==> flow/design.v <==
module mult32x32_fast_arith (
    input logic clk,              
    input logic reset,            
    input logic [31:0] a,         
    input logic [31:0] b,         
    input logic [1:0] a_sel,      
    input logic b_sel,            
    input logic [2:0] shift_sel,  
    input logic upd_prod,         
    input logic clr_prod,         
    output logic a_msb_is_0,      
    output logic b_msw_is_0,      
    output logic [63:0] product   
);
    logic [7:0] a_out;
    logic [15:0] b_out;
    logic [24:0] multi_out;
    logic [63:0] shift_out;
    logic [63:0] adder_out;
    logic [63:0] ff_out;
    assign a_msb_is_0 = ~|a[31:24];  
    assign b_msw_is_0 = ~|b[31:16];  
    always_comb begin
        case (a_sel)
            2'd0: a_out = a[7:0];
            2'd1: a_out = a[15:8];
            2'd2: a_out = a[23:16];
            2'd3: a_out = a[31:24];
            default: a_out = 8'd0;
        endcase
    end
    always_comb begin
        case (b_sel)
            1'b0: b_out = b[15:0];
            1'b1: b_out = b[31:16];
            default: b_out = 16'd0;
        endcase
    end
    always_comb begin
        multi_out = b_out * a_out;
    end
    always_comb begin
        case (shift_sel)
            3'd0: shift_out = multi_out << 0;
            3'd1: shift_out = multi_out << 8;
            3'd2: shift_out = multi_out << 16;
            3'd3: shift_out = multi_out << 24;
            3'd4: shift_out = multi_out << 32;
            3'd5: shift_out = multi_out << 40;
            default: shift_out = 64'd0;
        endcase
    end
    always_comb begin
        adder_out = shift_out + ff_out;
    end
    always_ff @(posedge clk or posedge reset) begin
        if (reset) begin
            ff_out <= '0;
        end else begin
            if (clr_prod) begin
                ff_out <= '0;
            end else if (upd_prod) begin
                ff_out <= adder_out;
            end 
        end 
    end
   assign product = ff_out;
endmodule
module mult32x32_fast_fsm (
    input logic clk,               
    input logic reset,             
    input logic start,             
    input logic a_msb_is_0,        
    input logic b_msw_is_0,        
    output logic busy,             
    output logic [1:0] a_sel,      
    output logic b_sel,            
    output logic [2:0] shift_sel,  
    output logic upd_prod,         
    output logic clr_prod          
);
    typedef enum {
        idle_st,
        a0_b0_st,
        a1_b0_st,
        a2_b0_st,
        a3_b0_st,
        a0_b1_st,
        a1_b1_st,
        a2_b1_st,
        a3_b1_st
      } sm_type;
    sm_type current_state;
    sm_type next_state;
    always_ff @(posedge clk, posedge reset) begin
        if (reset == 1'b1) begin
            current_state <= idle_st;
        end
        else begin
            current_state <= next_state;
        end
    end
    always_comb begin
        next_state = current_state;
        busy = 1'b1;
        a_sel = 2'b00;
        b_sel = 1'b0;
        shift_sel = 3'b000;  
        upd_prod = 1'b1;
        clr_prod = 1'b0;
        case (current_state)
            idle_st: begin
                busy = 1'b0;
                if (start == 1'b1) begin
                    next_state = a0_b0_st;
                    upd_prod = 1'b0;
                    clr_prod = 1'b1;
                end
                else begin
                    upd_prod = 1'b0;
                    clr_prod = 1'b0;
                end
            end
            a0_b0_st: begin
                next_state = a1_b0_st;
                shift_sel = 3'b000;  
            end
            a1_b0_st: begin
                next_state = a2_b0_st;
                a_sel = 2'b01;
                shift_sel = 3'b001;  
            end
            a2_b0_st: begin
                a_sel = 2'b10;
                shift_sel = 3'b010;  
                if (a_msb_is_0 == 1'b1) begin
                    if (b_msw_is_0 == 1'b1) begin
                        next_state = idle_st;
                    end
                    else begin
                        next_state = a0_b1_st;
                    end
                end
                else begin
                    next_state = a3_b0_st;
                end
            end
            a3_b0_st: begin
                a_sel = 2'b11;
                shift_sel = 3'b011;  
                if (b_msw_is_0 == 1'b1) begin
                    next_state = idle_st;
                end
                else begin
                    next_state = a0_b1_st;
                end
            end
            a0_b1_st: begin
                next_state = a1_b1_st;
                a_sel = 2'b00;
                b_sel = 1'b1;
                shift_sel = 3'b010;  
            end
            a1_b1_st: begin
                next_state = a2_b1_st;
                a_sel = 2'b01;
                b_sel = 1'b1;
                shift_sel = 3'b011;  
            end
            a2_b1_st: begin
                a_sel = 2'b10;
                b_sel = 1'b1;
                shift_sel = 3'b100;  
                if (a_msb_is_0 == 1'b1) begin
                    next_state = idle_st;
                end
                else begin
                    next_state = a3_b1_st;
                end
            end
            a3_b1_st: begin
                a_sel = 2'b11;
                b_sel = 1'b1;
                shift_sel = 3'b101;  
                busy = 1'b1;
                if (start == 0) begin
                    next_state = idle_st;
                end
                else begin
                    next_state = a0_b0_st;
                    upd_prod = 1'b0;
                    clr_prod = 1'b1;
                end
            end
        endcase
    end
endmodule
module mult32x32_fast (
    input logic clk,             
    input logic reset,           
    input logic start,           
    input logic [31:0] a,        
    input logic [31:0] b,        
    output logic busy,           
    output logic [63:0] product  
);
    logic [1:0] a_sel;
    logic b_sel;
    logic [2:0] shift_sel;
    logic upd_prod;
    logic clr_prod;
    logic a_msb_is_0;
    logic b_msw_is_0;
    mult32x32_fast_fsm f_fsm_m(
        .clk(clk),
        .reset(reset),
        .start(start),
        .busy(busy),
        .a_sel(a_sel),
        .b_sel(b_sel),
        .shift_sel(shift_sel),
        .upd_prod(upd_prod),
        .clr_prod(clr_prod),
        .a_msb_is_0(a_msb_is_0),
        .b_msw_is_0(b_msw_is_0)
    );
    mult32x32_fast_arith f_arith_m(
        .clk(clk),
        .reset(reset),
        .a(a),
        .b(b),
        .a_sel(a_sel),
        .b_sel(b_sel),
        .shift_sel(shift_sel),
        .upd_prod(upd_prod),
        .clr_prod(clr_prod),
        .a_msb_is_0(a_msb_is_0),
        .b_msw_is_0(b_msw_is_0),
        .product(product)
    );
endmodule
# From RTL to reports: mult32x32_fast
# Tool output for the design above, in the order of the flow.
# Lines are those of the file above, counted from 1.
# A cell with n/a has no value.
# setup
design	mult32x32_fast
clk_port	clk
cell_library	sky130hd
lib_corner	tt_025C_1v80

# Word-level counts
# Counts by Yosys on the flattened word-level netlist (proc, flatten, opt, wreduce; memories kept). Register bits leave out memories and registers merged into their read ports (data or address). Print and check cells are left out.
# op_classes
n_addsub	1
multipliers	1
equal	17
n_mux	19
bitwise	1
n_reduce_logical	15
# ops
operator	count
case mux 64 bit (select 6 bit)	1
case mux 32 bit (select 9 bit)	1
multiplier 16 x 8 -> 24 bit	1
== test 32 x 3 -> 1 bit with constant B	4
two-way mux 64 bit	2
== test 32 x 2 -> 1 bit with constant B	2
adder 64 bit	1
two-way mux 32 bit	2
== test 32 x 1 -> 1 bit with constant B	1
== test 32 x 4 -> 1 bit with constant B	1
zero test 32 bit	1
case mux 16 bit (select 2 bit)	1
case mux 8 bit (select 4 bit)	1
OR reduction 16 bit	1
case mux 3 bit (select 5 bit)	1
OR reduction 2 bit	6
nonzero test 9 bit	1
OR reduction 8 bit	1
== test 3 x 2 -> 1 bit with constant B	2
== test 3 bit with constant B	2
case mux 2 bit (select 3 bit)	1
two-way mux 1 bit	6
== test 2 bit with constant B	2
OR reduction 4 bit	1
two-way mux 4 bit	1
== test 3 x 1 -> 1 bit with constant B	1
zero test 3 bit	1
two-way mux 3 bit	1
# Other operator kinds: 7; their cells: 7.
# word_totals
reg_bits	96

# Depth
# Longest topological path by Yosys (ltp), each cell counted once; first at word level (registers and memories cut), then after technology mapping (sequential cells cut; the memories' decode and read muxes count).
# depth
depth_word	10
ABC_AREA	0
depth_mapped	39
mapped_depth_nobuf	35

# After synthesis
# Source: synth_stat.txt of the flow (Yosys; design flattened, memories mapped). It holds for the ABC_AREA given above (unset counts as 0); a run with the other value may have another netlist.
# mapped
cell_count	1421
synth_area_mm2	0.0114159
sequential_area_mm2	0.001828
flip_flops	73
buffers	60
# types
cell_type	count	type_area_um2
sky130_fd_sc_hd__dfrtp_1	72	1.8E+03
sky130_fd_sc_hd__fa_1	85	1.7E+03
sky130_fd_sc_hd__ha_1	107	1.34E+03
sky130_fd_sc_hd__nor2_1	195	731.952
sky130_fd_sc_hd__nand2_1	143	536.765
sky130_fd_sc_hd__a21oi_1	99	495.475
sky130_fd_sc_hd__inv_1	121	454.186
sky130_fd_sc_hd__a22o_1	48	420.403
sky130_fd_sc_hd__xnor2_1	41	359.094
sky130_fd_sc_hd__xor2_1	37	324.061
sky130_fd_sc_hd__o21ai_0	58	290.278
sky130_fd_sc_hd__a21o_1	37	277.766
sky130_fd_sc_hd__mux2i_1	20	200.192
sky130_fd_sc_hd__clkbuf_1	41	153.898
sky130_fd_sc_hd__or2_2	20	125.12
sky130_fd_sc_hd__o21bai_1	16	120.115
sky130_fd_sc_hd__o22ai_1	18	112.608
sky130_fd_sc_hd__nand3_1	22	110.106
# Not listed: further types 62, cells in them 241.
# By module: a second synthesis without flattening, with its own total; a netlist apart from the flattened one above.
# hier_totals
hier_cells	1499
hier_area_mm2	0.0117325
# Each row is one instance without its submodules.
# by_module
module	n_inst	n_cells	mod_area_mm2	mod_seq_area_mm2
mult32x32_fast_arith	1	1471	0.0113922	0.0016015
mult32x32_fast_fsm	1	28	0.0003403	0.0002265
mult32x32_fast	1	0	0	0

# Timing after synthesis
# OpenSTA on the mapped netlist: ideal clock, no wires. The path of least setup slack (recovery checks aside). Input and output delay are each 20% of the period. Register names are those of the netlist, which keeps one name where synthesis merged equal registers.
# synth_path
kind	input-to-reg
from	in a[23]
to	reg f_arith_m.ff_out[61]
period_ns	9.5
setup_ns	0.121
t_first_pin_ns	1.900
arrival_ns	9.271
required_ns	9.379
setup_slack_ns	0.108
delay_ns	7.492
stages	33
period_less_setup_slack_ns	9.392
# "delay_ns" is the arrival time less input delay plus setup time.
# "stages" counts driving pins, that of a launching flip-flop among them; a cell with two outputs on the path counts twice.
# "period_less_setup_slack_ns" = period - worst setup slack (recovery checks aside). The figure is calculated, with input and output delays left at 20% of the set period.
# The rows between start and end are the longest chain of elaborated cells between them; the timing report does not say that the signal goes this way. Where chains are equally long, one stands for them.
# Each line given opens the expression or statement behind the cell; cells for indexed reads and writes are added by Yosys, which also makes memories of some case tables.
# A register here has more assigning lines than the two given.
# synth_via
cell_sequence	sky130_fd_sc_hd__nand2_1 > sky130_fd_sc_hd__nand2_1 > sky130_fd_sc_hd__o21ai_1 > sky130_fd_sc_hd__clkbuf_1 > sky130_fd_sc_hd__nor2_1 > sky130_fd_sc_hd__fa_1 > sky130_fd_sc_hd__fa_1 > sky130_fd_sc_hd__fa_1 > sky130_fd_sc_hd__inv_1 > sky130_fd_sc_hd__fa_1 > sky130_fd_sc_hd__inv_1 > sky130_fd_sc_hd__ha_1 > sky130_fd_sc_hd__a21oi_1 > sky130_fd_sc_hd__o21ai_1 > sky130_fd_sc_hd__a221oi_1 > sky130_fd_sc_hd__o31ai_1 > sky130_fd_sc_hd__a21oi_1 > sky130_fd_sc_hd__or4_1 > sky130_fd_sc_hd__o211a_1 > sky130_fd_sc_hd__nand2_1 > sky130_fd_sc_hd__o211ai_1 > sky130_fd_sc_hd__and3_1 > sky130_fd_sc_hd__ha_1 > sky130_fd_sc_hd__nand2_1 > sky130_fd_sc_hd__or4_4 > sky130_fd_sc_hd__o21bai_1 > sky130_fd_sc_hd__o22ai_2 > sky130_fd_sc_hd__o31ai_1 > sky130_fd_sc_hd__nand2_2 > sky130_fd_sc_hd__a31oi_4 > sky130_fd_sc_hd__o41ai_2 > sky130_fd_sc_hd__xor2_1 > sky130_fd_sc_hd__a22o_1
elab_chain_cells	6
cone_cells	6
cone_classes	1 x add/sub; 1 x mul; 4 x mux
# synth_rtl
element	line_no	text
start, declared	202	input logic [31:0] a,
case mux 8 bit (select 4 bit)	24	case (a_sel)
multiplier 16 x 8 -> 24 bit	40	multi_out = b_out * a_out;
case mux 64 bit (select 6 bit)	43	case (shift_sel)
adder 64 bit	54	adder_out = shift_out + ff_out;
two-way mux 64 bit	62	end else if (upd_prod) begin
two-way mux 64 bit	60	if (clr_prod) begin
end, assigned	61	ff_out <= '0;
end, assigned	63	ff_out <= adder_out;
end, declared	20	logic [63:0] ff_out;

# Path in the finished layout
# Path of least setup slack in the final report of record 3 (OpenROAD, finished layout, wires in). Where an end is a register, its clock arrival counts in the times.
# layout_path
kind	input-to-reg
from	in a[21]
to	reg f_arith_m.ff_out[61]
period_ns	9.33
setup_ns	0.11
t_first_pin_ns	1.87
arrival_ns	9.11
required_ns	9.57
setup_slack_ns	0.46
stages	36
# The rows between start and end are the longest chain of elaborated cells between them; the timing report does not say that the signal goes this way. Where chains are equally long, one stands for them.
# A register here has more assigning lines than the two given.
# layout_via
cell_sequence	sky130_fd_sc_hd__buf_6 > sky130_fd_sc_hd__nand2_2 > sky130_fd_sc_hd__nand2_4 > sky130_fd_sc_hd__o21ai_4 > sky130_fd_sc_hd__buf_12 > sky130_fd_sc_hd__buf_12 > sky130_fd_sc_hd__nor2_4 > sky130_fd_sc_hd__fa_1 > sky130_fd_sc_hd__fa_1 > sky130_fd_sc_hd__fa_1 > sky130_fd_sc_hd__inv_1 > sky130_fd_sc_hd__fa_1 > sky130_fd_sc_hd__inv_2 > sky130_fd_sc_hd__ha_4 > sky130_fd_sc_hd__nand4_1 > sky130_fd_sc_hd__nor3b_4 > sky130_fd_sc_hd__a221oi_4 > sky130_fd_sc_hd__o31ai_4 > sky130_fd_sc_hd__a21oi_2 > sky130_fd_sc_hd__buf_4 > sky130_fd_sc_hd__or4_4 > sky130_fd_sc_hd__o211a_4 > sky130_fd_sc_hd__nand2_2 > sky130_fd_sc_hd__o211ai_1 > sky130_fd_sc_hd__and3_4 > sky130_fd_sc_hd__ha_4 > sky130_fd_sc_hd__nand2_4 > sky130_fd_sc_hd__or4_4 > sky130_fd_sc_hd__o21bai_4 > sky130_fd_sc_hd__o22ai_4 > sky130_fd_sc_hd__o31ai_4 > sky130_fd_sc_hd__nand2_2 > sky130_fd_sc_hd__a31oi_4 > sky130_fd_sc_hd__o41ai_4 > sky130_fd_sc_hd__xor2_1 > sky130_fd_sc_hd__a22o_1
elab_chain_cells	6
cone_cells	6
cone_classes	1 x add/sub; 1 x mul; 4 x mux
# layout_rtl
element	line_no	text
start, declared	202	input logic [31:0] a,
case mux 8 bit (select 4 bit)	24	case (a_sel)
multiplier 16 x 8 -> 24 bit	40	multi_out = b_out * a_out;
case mux 64 bit (select 6 bit)	43	case (shift_sel)
adder 64 bit	54	adder_out = shift_out + ff_out;
two-way mux 64 bit	62	end else if (upd_prod) begin
two-way mux 64 bit	60	if (clr_prod) begin
end, assigned	61	ff_out <= '0;
end, assigned	63	ff_out <= adder_out;
end, declared	20	logic [63:0] ff_out;

# Record of 5 stored runs of the RTL-to-layout flow on mult32x32_fast, platform sky130hd. The runs are unordered. Constraints: input delay and output delay 20% of the set period each, output load 0.01 pF.
# "period_less_ws_ns" is the run's clock period less its worst setup slack. It is reckoned from that one timing run; input and output delays stay at 20% of the period that was set.
# "timing.worst_path_ns" means the part of the period allowed to the worst setup path (the constraints hold back 20% at inputs and 20% at outputs) less its slack; where the path has registers, the arrival times of their clocks count too.
# Among the settings, n/a means not set for that run.
# A result given as n/a is not shown for that run.
run	ABC_AREA	CAP_MARGIN	CELL_PAD_IN_SITES_DETAIL_PLACEMENT	CORE_ASPECT_RATIO	CORE_UTILIZATION	CTS_CLUSTER_DIAMETER	GPL_TIMING_DRIVEN	HOLD_SLACK_MARGIN	MAX_ROUTING_LAYER	MIN_ROUTING_LAYER	PLACE_DENSITY_LB_ADDON	SLEW_MARGIN	TNS_END_PERCENT	period_ns	CORE_MARGIN	SETUP_SLACK_MARGIN	timing.worst_path_ns	timing.worst_path_kind	design_die_area_mm2	synthArea_mm2	final_stdcell_area_mm2	hold_worst_slack_ns	post_route_util_frac	period_less_ws_ns	timing.setup.ws_ns	timing.setup.tns_ns
record 1	1	15	2	0.89	44	210	0	-0.05	met4	met2	0.23	0	50	9.5	2	n/a	n/a	n/a	n/a	n/a	n/a	n/a	n/a	n/a	n/a	n/a
record 2	n/a	15	2	1.02	40	n/a	n/a	-0.05	n/a	met2	0.23	20	50	9.5	2	n/a	n/a	n/a	n/a	n/a	n/a	n/a	n/a	n/a	n/a	n/a
record 3	n/a	20	n/a	n/a	40	n/a	n/a	n/a	n/a	n/a	n/a	20	n/a	9.33	2	2.5	7.00	input-to-reg	0.0299065	0.0114159	0.0183551	0.351	0.657	8.865	0.465	0.000
record 4	1	15	0	0.89	40	210	0	-0.05	met4	met2	0.23	20	50	9.5	2	n/a	n/a	n/a	n/a	n/a	n/a	n/a	n/a	n/a	n/a	n/a
record 5	n/a	15	2	0.89	40	210	0	-0.05	n/a	met2	0.23	20	50	9.5	2	n/a	n/a	n/a	n/a	n/a	n/a	n/a	n/a	n/a	n/a	n/a
# Record 1: unfinished; error DPL-0033 in placement
# Record 2: unfinished; error DPL-0033 in placement
# Record 4: unfinished; error GRT-0116 in routing
# Record 5: unfinished; error DPL-0033 in clock tree synthesis
